==> flow/design.v <==
module axi_gpio
#(
    parameter C_ALL_INPUTS        = 0,             
    parameter C_ALL_OUTPUTS       = 0,             
    parameter C_GPIO_WIDTH        = 32,            
    parameter C_DOUT_DEFAULT      = 32'h00000000,  
    parameter C_TRI_DEFAULT       = 32'hFFFFFFFF,  
    parameter C_IS_DUAL           = 0,             
    parameter C_ALL_INPUTS_2      = 0,             
    parameter C_ALL_OUTPUTS_2     = 0,             
    parameter C_GPIO2_WIDTH       = 32,            
    parameter C_DOUT_DEFAULT_2    = 32'h00000000,  
    parameter C_TRI_DEFAULT_2     = 32'hFFFFFFFF,  
    parameter C_INTERRUPT_PRESENT = 0              
)
(
    input  logic        ACLK,                     
    input  logic        ARESETn,                  
    input  logic  [8:0] s_axi_AWADDR,             
    input  logic        s_axi_AWVALID,            
    output logic        s_axi_AWREADY,            
    input  logic [31:0] s_axi_WDATA,              
    input  logic  [3:0] s_axi_WSTRB,              
    input  logic        s_axi_WVALID,             
    output logic        s_axi_WREADY,             
    output logic  [1:0] s_axi_BRESP,              
    output logic        s_axi_BVALID,             
    input  logic        s_axi_BREADY,             
    input  logic  [8:0] s_axi_ARADDR,             
    input  logic        s_axi_ARVALID,            
    output logic        s_axi_ARREADY,            
    output logic [31:0] s_axi_RDATA,              
    output logic  [1:0] s_axi_RRESP,              
    output logic        s_axi_RVALID,             
    input  logic        s_axi_RREADY,             
    output logic ip2intc_irpt,                    
    input  logic  [C_GPIO_WIDTH-1:0] gpio_io_i,   
    output logic  [C_GPIO_WIDTH-1:0] gpio_io_o,   
    output logic  [C_GPIO_WIDTH-1:0] gpio_io_t,   
    input  logic [C_GPIO2_WIDTH-1:0] gpio2_io_i,  
    output logic [C_GPIO2_WIDTH-1:0] gpio2_io_o,  
    output logic [C_GPIO2_WIDTH-1:0] gpio2_io_t   
);
localparam REG_GPIO_IO       = 9'h000;  
localparam REG_GPIO_IO_T     = 9'h004;  
localparam REG_GPIO2_IO      = 9'h008;  
localparam REG_GPIO2_IO_T    = 9'h00C;  
localparam REG_GLOBAL_INT_EN = 9'h11C;  
localparam REG_IP_INT_EN     = 9'h120;  
localparam REG_IP_INT_STATUS = 9'h128;  
localparam GPIO_IO_HIGH_0  = (C_GPIO_WIDTH >  8) ?  7 : C_GPIO_WIDTH-1;
localparam GPIO_IO_HIGH_1  = (C_GPIO_WIDTH > 16) ? 15 : C_GPIO_WIDTH-1;
localparam GPIO_IO_HIGH_2  = (C_GPIO_WIDTH > 24) ? 23 : C_GPIO_WIDTH-1;
localparam GPIO_IO_HIGH_3  = (C_GPIO_WIDTH > 32) ? 31 : C_GPIO_WIDTH-1;
localparam GPIO2_IO_HIGH_0 = (C_GPIO2_WIDTH >  8) ?  7 : C_GPIO2_WIDTH-1;
localparam GPIO2_IO_HIGH_1 = (C_GPIO2_WIDTH > 16) ? 15 : C_GPIO2_WIDTH-1;
localparam GPIO2_IO_HIGH_2 = (C_GPIO2_WIDTH > 24) ? 23 : C_GPIO2_WIDTH-1;
localparam GPIO2_IO_HIGH_3 = (C_GPIO2_WIDTH > 32) ? 31 : C_GPIO2_WIDTH-1;
logic [8:0] awaddr;
logic [8:0] araddr;
logic [C_GPIO_WIDTH-1:0]  gpio_io_i_reg;
logic [C_GPIO2_WIDTH-1:0] gpio2_io_i_reg;
logic [C_GPIO_WIDTH-1:0]  gpio_io_i_reg2;
logic [C_GPIO2_WIDTH-1:0] gpio2_io_i_reg2;
logic global_int_en;
logic [1:0] ip_int_en;
logic [1:0] ip_int_status;
logic clk;
logic rst;  
logic write_strobe;
logic read_strobe;
logic wr_reg_gpio_io;
logic wr_reg_gpio_io_t;
logic wr_reg_gpio2_io;
logic wr_reg_gpio2_io_t;
logic wr_reg_global_int_en;
logic wr_reg_ip_int_en;
logic wr_reg_ip_int_status;
assign clk = ACLK;
always_ff @(posedge clk) begin
    rst <= ~ARESETn;
end
assign write_strobe = s_axi_AWVALID && s_axi_WVALID && !s_axi_BVALID;
assign awaddr = {s_axi_AWADDR[8:2], 2'b00};
assign wr_reg_gpio_io       = (awaddr == REG_GPIO_IO      );
assign wr_reg_gpio_io_t     = (awaddr == REG_GPIO_IO_T    );
assign wr_reg_gpio2_io      = (awaddr == REG_GPIO2_IO     );
assign wr_reg_gpio2_io_t    = (awaddr == REG_GPIO2_IO_T   );
assign wr_reg_global_int_en = (awaddr == REG_GLOBAL_INT_EN);
assign wr_reg_ip_int_en     = (awaddr == REG_IP_INT_EN    );
assign wr_reg_ip_int_status = (awaddr == REG_IP_INT_STATUS);
assign s_axi_BRESP = 2'b00;  
generate
if (!C_ALL_INPUTS) begin
    if (C_GPIO_WIDTH > 0) begin
        always_ff @(posedge clk) begin
            if (rst)
                gpio_io_o[GPIO_IO_HIGH_0:0] <= C_DOUT_DEFAULT[GPIO_IO_HIGH_0:0];
            else if (write_strobe && wr_reg_gpio_io && s_axi_WSTRB[0])
                gpio_io_o[GPIO_IO_HIGH_0:0] <= s_axi_WDATA[GPIO_IO_HIGH_0:0];
        end
    end
    if (C_GPIO_WIDTH > 8) begin
        always_ff @(posedge clk) begin
            if (rst)
                gpio_io_o[GPIO_IO_HIGH_1:8] <= C_DOUT_DEFAULT[GPIO_IO_HIGH_1:8];
            else if (write_strobe && wr_reg_gpio_io && s_axi_WSTRB[1])
                gpio_io_o[GPIO_IO_HIGH_1:8] <= s_axi_WDATA[GPIO_IO_HIGH_1:8];
        end
    end
    if (C_GPIO_WIDTH > 16) begin
        always_ff @(posedge clk) begin
            if (rst)
                gpio_io_o[GPIO_IO_HIGH_2:16] <= C_DOUT_DEFAULT[GPIO_IO_HIGH_2:16];
            else if (write_strobe && wr_reg_gpio_io && s_axi_WSTRB[2])
                gpio_io_o[GPIO_IO_HIGH_2:16] <= s_axi_WDATA[GPIO_IO_HIGH_2:16];
        end
    end
    if (C_GPIO_WIDTH > 24) begin
        always_ff @(posedge clk) begin
            if (rst)
                gpio_io_o[GPIO_IO_HIGH_3:24] <= C_DOUT_DEFAULT[GPIO_IO_HIGH_3:24];
            else if (write_strobe && wr_reg_gpio_io && s_axi_WSTRB[3])
                gpio_io_o[GPIO_IO_HIGH_3:24] <= s_axi_WDATA[GPIO_IO_HIGH_3:24];
        end
    end
end
else begin
    assign gpio_io_o = C_DOUT_DEFAULT;
end
if (!C_ALL_INPUTS && !C_ALL_OUTPUTS) begin
    if (C_GPIO_WIDTH > 0) begin
        always_ff @(posedge clk) begin
            if (rst)
                gpio_io_t[GPIO_IO_HIGH_0:0] <= C_DOUT_DEFAULT[GPIO_IO_HIGH_0:0];
            else if (write_strobe && wr_reg_gpio_io_t && s_axi_WSTRB[0])
                gpio_io_t[GPIO_IO_HIGH_0:0] <= s_axi_WDATA[GPIO_IO_HIGH_0:0];
        end
    end
    if (C_GPIO_WIDTH > 8) begin
        always_ff @(posedge clk) begin
            if (rst)
                gpio_io_t[GPIO_IO_HIGH_1:8] <= C_DOUT_DEFAULT[GPIO_IO_HIGH_1:8];
            else if (write_strobe && wr_reg_gpio_io_t && s_axi_WSTRB[1])
                gpio_io_t[GPIO_IO_HIGH_1:8] <= s_axi_WDATA[GPIO_IO_HIGH_1:8];
        end
    end
    if (C_GPIO_WIDTH > 16) begin
        always_ff @(posedge clk) begin
            if (rst)
                gpio_io_t[GPIO_IO_HIGH_2:16] <= C_DOUT_DEFAULT[GPIO_IO_HIGH_2:16];
            else if (write_strobe && wr_reg_gpio_io_t && s_axi_WSTRB[2])
                gpio_io_t[GPIO_IO_HIGH_2:16] <= s_axi_WDATA[GPIO_IO_HIGH_2:16];
        end
    end
    if (C_GPIO_WIDTH > 24) begin
        always_ff @(posedge clk) begin
            if (rst)
                gpio_io_t[GPIO_IO_HIGH_3:24] <= C_DOUT_DEFAULT[GPIO_IO_HIGH_3:24];
            else if (write_strobe && wr_reg_gpio_io_t && s_axi_WSTRB[3])
                gpio_io_t[GPIO_IO_HIGH_3:24] <= s_axi_WDATA[GPIO_IO_HIGH_3:24];
        end
    end
end
else begin
    assign gpio_io_t = C_TRI_DEFAULT;
end
if (C_IS_DUAL && !C_ALL_INPUTS_2) begin
    if (C_GPIO2_WIDTH > 0) begin
        always_ff @(posedge clk) begin
            if (rst)
                gpio2_io_o[GPIO2_IO_HIGH_0:0] <= C_DOUT_DEFAULT[GPIO2_IO_HIGH_0:0];
            else if (write_strobe && wr_reg_gpio2_io && s_axi_WSTRB[0])
                gpio2_io_o[GPIO2_IO_HIGH_0:0] <= s_axi_WDATA[GPIO2_IO_HIGH_0:0];
        end
    end
    if (C_GPIO2_WIDTH > 8) begin
        always_ff @(posedge clk) begin
            if (rst)
                gpio2_io_o[GPIO2_IO_HIGH_1:8] <= C_DOUT_DEFAULT[GPIO2_IO_HIGH_1:8];
            else if (write_strobe && wr_reg_gpio2_io && s_axi_WSTRB[1])
                gpio2_io_o[GPIO2_IO_HIGH_1:8] <= s_axi_WDATA[GPIO2_IO_HIGH_1:8];
        end
    end
    if (C_GPIO2_WIDTH > 16) begin
        always_ff @(posedge clk) begin
            if (rst)
                gpio2_io_o[GPIO2_IO_HIGH_2:16] <= C_DOUT_DEFAULT[GPIO2_IO_HIGH_2:16];
            else if (write_strobe && wr_reg_gpio2_io && s_axi_WSTRB[2])
                gpio2_io_o[GPIO2_IO_HIGH_2:16] <= s_axi_WDATA[GPIO2_IO_HIGH_2:16];
        end
    end
    if (C_GPIO2_WIDTH > 24) begin
        always_ff @(posedge clk) begin
            if (rst)
                gpio2_io_o[GPIO2_IO_HIGH_3:24] <= C_DOUT_DEFAULT[GPIO2_IO_HIGH_3:24];
            else if (write_strobe && wr_reg_gpio2_io && s_axi_WSTRB[3])
                gpio2_io_o[GPIO2_IO_HIGH_3:24] <= s_axi_WDATA[GPIO2_IO_HIGH_3:24];
        end
    end
end
else begin
    assign gpio2_io_o = C_DOUT_DEFAULT_2;
end
if (C_IS_DUAL && !C_ALL_INPUTS_2 && !C_ALL_OUTPUTS_2) begin
    if (C_GPIO2_WIDTH > 0) begin
        always_ff @(posedge clk) begin
            if (rst)
                gpio2_io_t[GPIO2_IO_HIGH_0:0] <= C_DOUT_DEFAULT[GPIO2_IO_HIGH_0:0];
            else if (write_strobe && wr_reg_gpio2_io_t && s_axi_WSTRB[0])
                gpio2_io_t[GPIO2_IO_HIGH_0:0] <= s_axi_WDATA[GPIO2_IO_HIGH_0:0];
        end
    end
    if (C_GPIO2_WIDTH > 8) begin
        always_ff @(posedge clk) begin
            if (rst)
                gpio2_io_t[GPIO2_IO_HIGH_1:8] <= C_DOUT_DEFAULT[GPIO2_IO_HIGH_1:8];
            else if (write_strobe && wr_reg_gpio2_io_t && s_axi_WSTRB[1])
                gpio2_io_t[GPIO2_IO_HIGH_1:8] <= s_axi_WDATA[GPIO2_IO_HIGH_1:8];
        end
    end
    if (C_GPIO2_WIDTH > 16) begin
        always_ff @(posedge clk) begin
            if (rst)
                gpio2_io_t[GPIO2_IO_HIGH_2:16] <= C_DOUT_DEFAULT[GPIO2_IO_HIGH_2:16];
            else if (write_strobe && wr_reg_gpio2_io_t && s_axi_WSTRB[2])
                gpio2_io_t[GPIO2_IO_HIGH_2:16] <= s_axi_WDATA[GPIO2_IO_HIGH_2:16];
        end
    end
    if (C_GPIO2_WIDTH > 24) begin
        always_ff @(posedge clk) begin
            if (rst)
                gpio2_io_t[GPIO2_IO_HIGH_3:24] <= C_DOUT_DEFAULT[GPIO2_IO_HIGH_3:24];
            else if (write_strobe && wr_reg_gpio2_io_t && s_axi_WSTRB[3])
                gpio2_io_t[GPIO2_IO_HIGH_3:24] <= s_axi_WDATA[GPIO2_IO_HIGH_3:24];
        end
    end
end
else begin
    assign gpio2_io_t = C_TRI_DEFAULT;
end
if (C_INTERRUPT_PRESENT) begin
    always_ff @(posedge clk) begin
        if (rst) begin
            global_int_en <= 1'b0;
            ip_int_en <= 2'b00;
        end
        else if (write_strobe) begin
            if (wr_reg_global_int_en && s_axi_WSTRB[3]) global_int_en <= s_axi_WDATA[31];
            if (wr_reg_ip_int_en && s_axi_WSTRB[0]) ip_int_en <= s_axi_WDATA[1:0];
        end
    end
end
else begin
    assign global_int_en = 1'b0;
    assign ip_int_en = 2'b00;
end
endgenerate
always_ff @(posedge clk) begin
    if (rst) begin
        s_axi_AWREADY <= 1'b0;
        s_axi_WREADY  <= 1'b0;
        s_axi_BVALID  <= 1'b0;
    end
    else begin
        s_axi_AWREADY <= write_strobe;
        s_axi_WREADY  <= write_strobe;
        if (write_strobe) begin
            s_axi_BVALID  <= 1'b1;
        end
        else if (s_axi_BVALID) begin
            s_axi_BVALID  <= ~s_axi_BREADY;
        end
    end
end
generate
if (!C_ALL_OUTPUTS) begin
    always_ff @(posedge clk) begin
        gpio_io_i_reg  <= gpio_io_i;
    end
end
else begin
    assign gpio_io_i_reg = '0;
end
if (C_IS_DUAL && !C_ALL_OUTPUTS_2) begin
    always_ff @(posedge clk) begin
        gpio2_io_i_reg <= gpio2_io_i;
    end
end
else begin
    assign gpio2_io_i_reg = '0;
end
endgenerate
generate
if (C_INTERRUPT_PRESENT) begin
    always_ff @(posedge clk) begin
        if (rst) begin
            gpio_io_i_reg2  <= '0;
            gpio2_io_i_reg2 <= '0;
            ip_int_status   <= '0;
            ip2intc_irpt    <= 1'b0;
        end
        else begin
            gpio_io_i_reg2  <= gpio_io_i_reg;
            if (gpio_io_i_reg != gpio_io_i_reg2) begin
                ip_int_status[0] <= 1'b1;
            end
            else if (write_strobe && wr_reg_ip_int_status && s_axi_WSTRB[0]) begin
                ip_int_status[0] <= s_axi_WDATA[0] ^ ip_int_status[0];
            end
            gpio2_io_i_reg2 <= gpio2_io_i_reg;
            if (gpio2_io_i_reg != gpio2_io_i_reg2) begin
                ip_int_status[1] <= 1'b1;
            end
            else if (write_strobe && wr_reg_ip_int_status && s_axi_WSTRB[0]) begin
                ip_int_status[1] <= s_axi_WDATA[1] ^ ip_int_status[1];
            end
            ip2intc_irpt <= |ip_int_status[1:0];
        end
    end
end
else begin
    assign ip2intc_irpt = 1'b0;
    assign ip_int_status = 2'b00;
    assign gpio_io_i_reg2 = '0;
    assign gpio2_io_i_reg2 = '0;
end
endgenerate
assign read_strobe = s_axi_ARVALID && !s_axi_RVALID;
assign s_axi_RRESP = 2'b00;  
assign araddr = {s_axi_ARADDR[8:2],2'b00};
always_ff @(posedge clk) begin
    if (rst) begin
        s_axi_ARREADY <= '0;
        s_axi_RDATA   <= '0;
        s_axi_RVALID  <= '0;
    end
    else begin
        s_axi_ARREADY <= read_strobe;
        if (read_strobe) begin
            s_axi_RDATA <= 32'd0;  
            unique case (araddr)
                REG_GPIO_IO       : s_axi_RDATA <= gpio_io_i_reg;           
                REG_GPIO_IO_T     : s_axi_RDATA <= gpio_io_t;               
                REG_GPIO2_IO      : s_axi_RDATA <= gpio2_io_i_reg;          
                REG_GPIO2_IO_T    : s_axi_RDATA <= gpio2_io_t;              
                REG_GLOBAL_INT_EN : s_axi_RDATA <= {global_int_en, 30'd0};  
                REG_IP_INT_EN     : s_axi_RDATA <= {30'd0, ip_int_en};      
                REG_IP_INT_STATUS : s_axi_RDATA <= {30'd0, ip_int_status};  
                default : s_axi_RDATA <= 32'd0;          
            endcase
        end
        if (read_strobe) begin
            s_axi_RVALID <= 1'b1;
        end
        else if (s_axi_RVALID) begin
            s_axi_RVALID <= ~s_axi_RREADY;
        end
    end
end
endmodule
module axi_gpio_expanded
#(
    parameter C_ALL_INPUTS        = 0,             
    parameter C_ALL_OUTPUTS       = 0,             
    parameter C_GPIO_WIDTH        = 32,            
    parameter C_DOUT_DEFAULT      = 32'h00000000,  
    parameter C_TRI_DEFAULT       = 32'hFFFFFFFF,  
    parameter C_IS_DUAL           = 1,             
    parameter C_ALL_INPUTS_2      = 0,             
    parameter C_ALL_OUTPUTS_2     = 0,             
    parameter C_GPIO2_WIDTH       = 32,            
    parameter C_DOUT_DEFAULT_2    = 32'h00000000,  
    parameter C_TRI_DEFAULT_2     = 32'hFFFFFFFF,  
    parameter C_INTERRUPT_PRESENT = 1              
)
(
    input logic ACLK,     
    input logic ARESETn,  
    input  logic              [8:2] AWADDR,    
    input  logic              [2:0] AWPROT,    
    input  logic                    AWVALID,   
    output logic                    AWREADY,   
    input  logic             [31:0] WDATA,   
    input  logic              [3:0] WSTRB,   
    input  logic                    WVALID,  
    output logic                    WREADY,  
    output logic              [1:0] BRESP,   
    output logic                    BVALID,  
    input  logic                    BREADY,  
    input  logic              [8:2] ARADDR,    
    input  logic              [2:0] ARPROT,    
    input  logic                    ARVALID,   
    output logic                    ARREADY,   
    output logic             [31:0] RDATA,   
    output logic              [1:0] RRESP,   
    output logic                    RVALID,  
    input  logic                    RREADY,  
    output logic ip2intc_irpt,                    
    input  logic  [C_GPIO_WIDTH-1:0] gpio_io_i,   
    output logic  [C_GPIO_WIDTH-1:0] gpio_io_o,   
    output logic  [C_GPIO_WIDTH-1:0] gpio_io_t,   
    input  logic [C_GPIO2_WIDTH-1:0] gpio2_io_i,  
    output logic [C_GPIO2_WIDTH-1:0] gpio2_io_o,  
    output logic [C_GPIO2_WIDTH-1:0] gpio2_io_t   
);
   axi_gpio #(.C_ALL_INPUTS(C_ALL_INPUTS),
              .C_ALL_OUTPUTS(C_ALL_OUTPUTS),
              .C_GPIO_WIDTH(C_GPIO_WIDTH),
              .C_DOUT_DEFAULT(C_DOUT_DEFAULT),
              .C_TRI_DEFAULT(C_TRI_DEFAULT),
              .C_IS_DUAL(C_IS_DUAL),
              .C_ALL_INPUTS_2(C_ALL_INPUTS_2),
              .C_ALL_OUTPUTS_2(C_ALL_OUTPUTS_2),
              .C_GPIO2_WIDTH(C_GPIO2_WIDTH),
              .C_DOUT_DEFAULT_2(C_DOUT_DEFAULT_2),
              .C_TRI_DEFAULT_2(C_TRI_DEFAULT_2),
              .C_INTERRUPT_PRESENT(C_INTERRUPT_PRESENT))
     gpio(.ACLK(ACLK), .ARESETn(ARESETn),
          .s_axi_AWADDR({AWADDR, 2'b00}), .s_axi_AWVALID(AWVALID), .s_axi_AWREADY(AWREADY),
          .s_axi_WDATA(WDATA), .s_axi_WSTRB(WSTRB), .s_axi_WVALID(WVALID), .s_axi_WREADY(WREADY),
          .s_axi_BRESP(BRESP), .s_axi_BVALID(BVALID), .s_axi_BREADY(BREADY),
          .s_axi_ARADDR({ARADDR, 2'b00}), .s_axi_ARVALID(ARVALID), .s_axi_ARREADY(ARREADY),
          .s_axi_RDATA(RDATA), .s_axi_RRESP(RRESP), .s_axi_RVALID(RVALID), .s_axi_RREADY(RREADY),
          .ip2intc_irpt(ip2intc_irpt),
          .gpio_io_i(gpio_io_i), .gpio_io_o(gpio_io_o), .gpio_io_t(gpio_io_t),
          .gpio2_io_i(gpio2_io_i), .gpio2_io_o(gpio2_io_o), .gpio2_io_t(gpio2_io_t));
endmodule
# Step by step through the tools: axi_gpio_expanded
# Each step is given for the RTL above and for the edited RTL.
# "orig" refers to lines of the RTL above, "edited" to lines of the edited file.
# "diff": "edited" minus "orig" as printed here.
# Library cell names are shortened.
# A cell with n/a has no value.
# design
top_module	axi_gpio_expanded
clock_port	ACLK
library	sky130hd
pvt_corner	tt_025C_1v80

# The edit
# The edit as a unified diff against the file above.
# A script made this edit. It changes what the design does and was not meant as an optimisation.
# begin of diff
@@ -364,5 +364,5 @@
     parameter C_ALL_INPUTS        = 0,             
     parameter C_ALL_OUTPUTS       = 0,             
-    parameter C_GPIO_WIDTH        = 32,            
+    parameter C_GPIO_WIDTH        = 24,            
     parameter C_DOUT_DEFAULT      = 32'h00000000,  
     parameter C_TRI_DEFAULT       = 32'hFFFFFFFF,  
# end of diff

# Word level
# Counts by Yosys on the flattened word-level netlist (proc, flatten, opt, wreduce; memories kept). Register bits leave out memories and registers merged into their read ports (data or address). Print and check cells are left out. Cells with the same type and inputs are merged into one.
# classes
item	orig	edited	diff
n_mul	0	0	0
bitwise	5	5	0
n_div	0	0	0
addsub	0	0	0
cmp	0	0	0
n_mux	9	9	0
shift	0	0	0
n_reduce_logical	36	34	-2
equal	14	14	0
# op_table
operator	orig	edited	diff
1-bit logical AND	27	25	-2
32-bit inequality test	2	1	-1
24-bit inequality test	0	1	1
# Operator kinds equal on both sides are left out: 12.
# word_totals
item	orig	edited	diff
mem_bits_ro	0	0	0
ram_bits	0	0	0
mem_count	0	0	0
inputBits	127	119	-8
latchBits	0	0	0
elab_cells	95	91	-4
out_inout_bits	170	154	-16
clocked_rd_ports_x_width	0	0	0
ff_bits	299	267	-32

# Depth
# Yosys ltp: most cells in a row. Word level: on the elaborated netlist, between registers, memories and ports. Mapped: between sequential cells and ports; inverters and the memories' decode and read muxes count.
# logic_depth
item	orig	edited	diff
ltp_word	6	6	0
abc_area	0	0	n/a
mapped_depth	7	6	-1

# Netlist
# The flow's flattened synthesis, as Yosys stat reports it; memories are mapped. The netlist is that of the ABC_AREA named above (0 if unset); the other value can give another one.
# synth_totals
item	orig	edited	diff
stdcells	1070	974	-96
synth_area_um2	10607.7	9820.7	-787.0
flip_flops	299	267	-32
buffers	62	85	23
# by_type
cell_type	orig	edited	diff
nand2_1	270	6	-264
o21ai_1	0	96	96
nand3_1	7	98	91
nor2_1	12	56	44
a21oi_1	135	100	-35
dfxtp_1	299	267	-32
a22oi_1	0	29	29
clkbuf_1	36	61	25
a22o_1	22	0	-22
and3_1	18	0	-18
xnor2_1	66	50	-16
mux2i_1	5	21	16
o21ai_0	12	0	-12
nand3_2	10	0	-10
nor2b_1	66	58	-8
inv_1	10	2	-8
mux2_1	0	8	8
xor2_1	0	8	8
# Cell types equal on both sides are left out: 4.
# The list need not be complete.
# The figures by module come from a second, unflattened synthesis with its own total; it is not the netlist above.
# hier_totals
item	orig	edited	diff
hier_cells	930	911	-19
hier_area_um2	11011.8	9631.7	-1380.1
# Rows give one instance, submodules left out.
# by_module_orig
module	mod_area_um2	instances	seq_area_um2	cells
axi_gpio	11008.1	1	5985.7	929
axi_gpio_expanded	3.8	1	0.0	1
# by_module_edited
module	mod_area_um2	instances	seq_area_um2	cells
axi_gpio	9628.0	1	5345.1	910
axi_gpio_expanded	3.8	1	0.0	1

# Worst setup path after synthesis
# OpenSTA on the mapped netlist: ideal clock, no wires. The path of least setup slack (recovery checks aside). Input and output delay are each 20% of the period. Register names are those of the netlist, which keeps one name where synthesis merged equal registers.
# synth_timing
item	orig	edited	diff
path_type	input to register	input to register	n/a
from	in AWADDR[4]	in AWADDR[4]	n/a
to	reg gpio.gpio_io_o[0]	reg gpio.gpio2_io_o[24]	n/a
clock_period_ns	5.0	5.0	0.0
t_arrival_ns	2.332	2.364	0.032
driving_pins	7	4	-3
setup_slack_ns	2.536	2.509	-0.027
path_delay_ns	1.464	1.492	0.028
in_delay_ns	1.000	1.000	0.000
launch_ns	1.000	1.000	0.000
setup_ns	0.132	0.128	-0.004
path_buffers	2	0	-2
period_less_setup_slack_ns	2.464	2.491	0.027
# "path_delay_ns" is the arrival time less input delay plus setup time.
# "driving_pins": output pins that drive a net of the path, with the launching flip-flop's if there is one; two outputs of one cell count as two.
# "period_less_setup_slack_ns" is the clock period less the worst setup slack; recovery checks do not enter. This is arithmetic on one report: input and output delays are still those of the set period (20% each).
# Between the ends stands the longest chain of elaborated cells between them, by number of cells; it is not shown to be the way that was timed. Of several equally long chains one is given.
# A line is the first line of the expression or statement that the cell stems from. Yosys adds cells for indexed reads and writes and turns some case tables into memories.
# synth_between_orig
cell_sequence	or3_1 -> nor4_2 -> buf_2 -> buf_4 -> nand3_2 -> nand2_1 -> a21oi_1
elab_chain_len	3
cells_between	3
# synth_rtl_orig
item	line	rtl
from (decl)	380	input  logic              [8:2] AWADDR,
9-bit zero test	85	assign wr_reg_gpio_io       = (awaddr == REG_GPIO_IO      );
1-bit logical AND (2 in a row)	99	else if (write_strobe && wr_reg_gpio_io && s_axi_WSTRB[0])
to (assign)	98	gpio_io_o[GPIO_IO_HIGH_0:0] <= C_DOUT_DEFAULT[GPIO_IO_HIGH_0:0];
to (assign)	100	gpio_io_o[GPIO_IO_HIGH_0:0] <= s_axi_WDATA[GPIO_IO_HIGH_0:0];
to (decl)	38	output logic  [C_GPIO_WIDTH-1:0] gpio_io_o,
# synth_between_edited
cell_sequence	or4_4 -> nor4_4 -> mux2i_1 -> nor2_1
elab_chain_len	3
cells_between	3
# synth_rtl_edited
item	line	rtl
from (decl)	380	input  logic              [8:2] AWADDR,
7-bit by 2-bit equality test with 1-bit output	87	assign wr_reg_gpio2_io      = (awaddr == REG_GPIO2_IO     );
1-bit logical AND (2 in a row)	197	else if (write_strobe && wr_reg_gpio2_io && s_axi_WSTRB[3])
to (assign)	196	gpio2_io_o[GPIO2_IO_HIGH_3:24] <= C_DOUT_DEFAULT[GPIO2_IO_HIGH_3:24];
to (assign)	198	gpio2_io_o[GPIO2_IO_HIGH_3:24] <= s_axi_WDATA[GPIO2_IO_HIGH_3:24];
to (decl)	41	output logic [C_GPIO2_WIDTH-1:0] gpio2_io_o,

# Timing after layout
# Path of least setup slack in the final report of the runs of pair A (OpenROAD, finished layout, wires in). Where an end is a register, its clock arrival counts in the times.
# layout_timing
item	orig	edited	diff
path_type	input to register	input to register	n/a
from	in AWADDR[4]	in ARADDR[2]	n/a
to	reg gpio.gpio2_io_t[29]	reg gpio.s_axi_RDATA[0]	n/a
clock_period_ns	5.0	5.0	0.0
launch_ns	1.00	1.00	0.00
driving_pins	7	6	-1
setup_ns	0.08	0.16	0.08
setup_slack_ns	2.02	2.20	0.18
in_delay_ns	1.00	1.00	0.00
path_buffers	2	2	0
t_arrival_ns	3.46	3.18	-0.28
# Between the ends stands the longest chain of elaborated cells between them, by number of cells; it is not shown to be the way that was timed. Of several equally long chains one is given.
# At most two assigning lines are given for a register; there are more.
# layout_between_orig
cell_sequence	clkdlybuf4s50_1 -> or3_1 -> nor4_4 -> buf_4 -> and3_1 -> nand2_1 -> a21oi_1
elab_chain_len	3
cells_between	3
# layout_rtl_orig
item	line	rtl
from (decl)	380	input  logic              [8:2] AWADDR,
7-bit by 2-bit equality test with 1-bit output	88	assign wr_reg_gpio2_io_t    = (awaddr == REG_GPIO2_IO_T   );
1-bit logical AND (2 in a row)	234	else if (write_strobe && wr_reg_gpio2_io_t && s_axi_WSTRB[3])
to (assign)	233	gpio2_io_t[GPIO2_IO_HIGH_3:24] <= C_DOUT_DEFAULT[GPIO2_IO_HIGH_3:24];
to (assign)	235	gpio2_io_t[GPIO2_IO_HIGH_3:24] <= s_axi_WDATA[GPIO2_IO_HIGH_3:24];
to (decl)	42	output logic [C_GPIO2_WIDTH-1:0] gpio2_io_t
# layout_between_edited
cell_sequence	clkdlybuf4s50_1 -> buf_4 -> nor3b_1 -> o21a_1 -> o221ai_1 -> a21oi_1
elab_chain_len	2
cells_between	8
lines_between	1
# layout_rtl_edited
item	line	rtl
from (decl)	391	input  logic              [8:2] ARADDR,
7-bit equality test	342	unique case (araddr)
32-bit case mux with 7-bit select	342
to (assign)	343	REG_GPIO_IO       : s_axi_RDATA <= gpio_io_i_reg;
to (assign)	344	REG_GPIO_IO_T     : s_axi_RDATA <= gpio_io_t;
to (decl)	32	output logic [31:0] s_axi_RDATA,

# Layout results
# Runs of the flow (Yosys, OpenROAD) on both versions; the two runs of a pair have the same settings. The constraints put input and output delay at 20% of the set period each and load the outputs with 0.01 pF.
# flow_settings_pair_A
CORE_UTILIZATION	40
period_ns	5.0
CAP_MARGIN	20
CORE_MARGIN	2
SLEW_MARGIN	20
# results_pair_A
item	orig	edited	diff
ws_hold_ns	0.451	0.461	0.010
post_synth_area_um2	10607.7	9820.7	-787.0
fin_tns_ns	0.000	0.000	0.000
achieved_clock_period_ns	2.975	2.804	-0.171
final_stdcell_area_um2	14724.1	13585.5	-1138.6
fin_ws_ns	2.025	2.196	0.171
post_route_util_pct	56.5	56.2	-0.3
design_die_area_um2	27837.3	25821.3	-2016.0
totalPower_mw	5.153	4.689	-0.464
# flow_settings_pair_B
CELL_PAD_IN_SITES_GLOBAL_PLACEMENT	3
CORE_UTILIZATION	23
MIN_ROUTING_LAYER	met2
PLACE_DENSITY_LB_ADDON	0.14
SETUP_SLACK_MARGIN	-0.11
SLEW_MARGIN	5
period_ns	1.85
CAP_MARGIN	20
CORE_MARGIN	2
# results_pair_B
item	orig	edited	diff
ws_hold_ns	0.240	0.256	0.016
post_synth_area_um2	10607.7	9820.7	-787.0
fin_tns_ns	-1.520	-0.748	0.772
achieved_clock_period_ns	1.931	1.913	-0.018
final_stdcell_area_um2	16036.6	14607.8	-1428.8
fin_ws_ns	-0.081	-0.063	0.018
post_route_util_pct	35.3	34.7	-0.6
design_die_area_um2	47853.8	44367.1	-3486.7
totalPower_mw	14.963	13.813	-1.150
# "achieved_clock_period_ns": clock period set for the run, less the worst setup slack. It is reckoned from that one timing run; input and output delays stay at 20% of the period that was set.
# "totalPower_mw" rests on the timing tool's default activity at the inputs, not on a simulated workload.
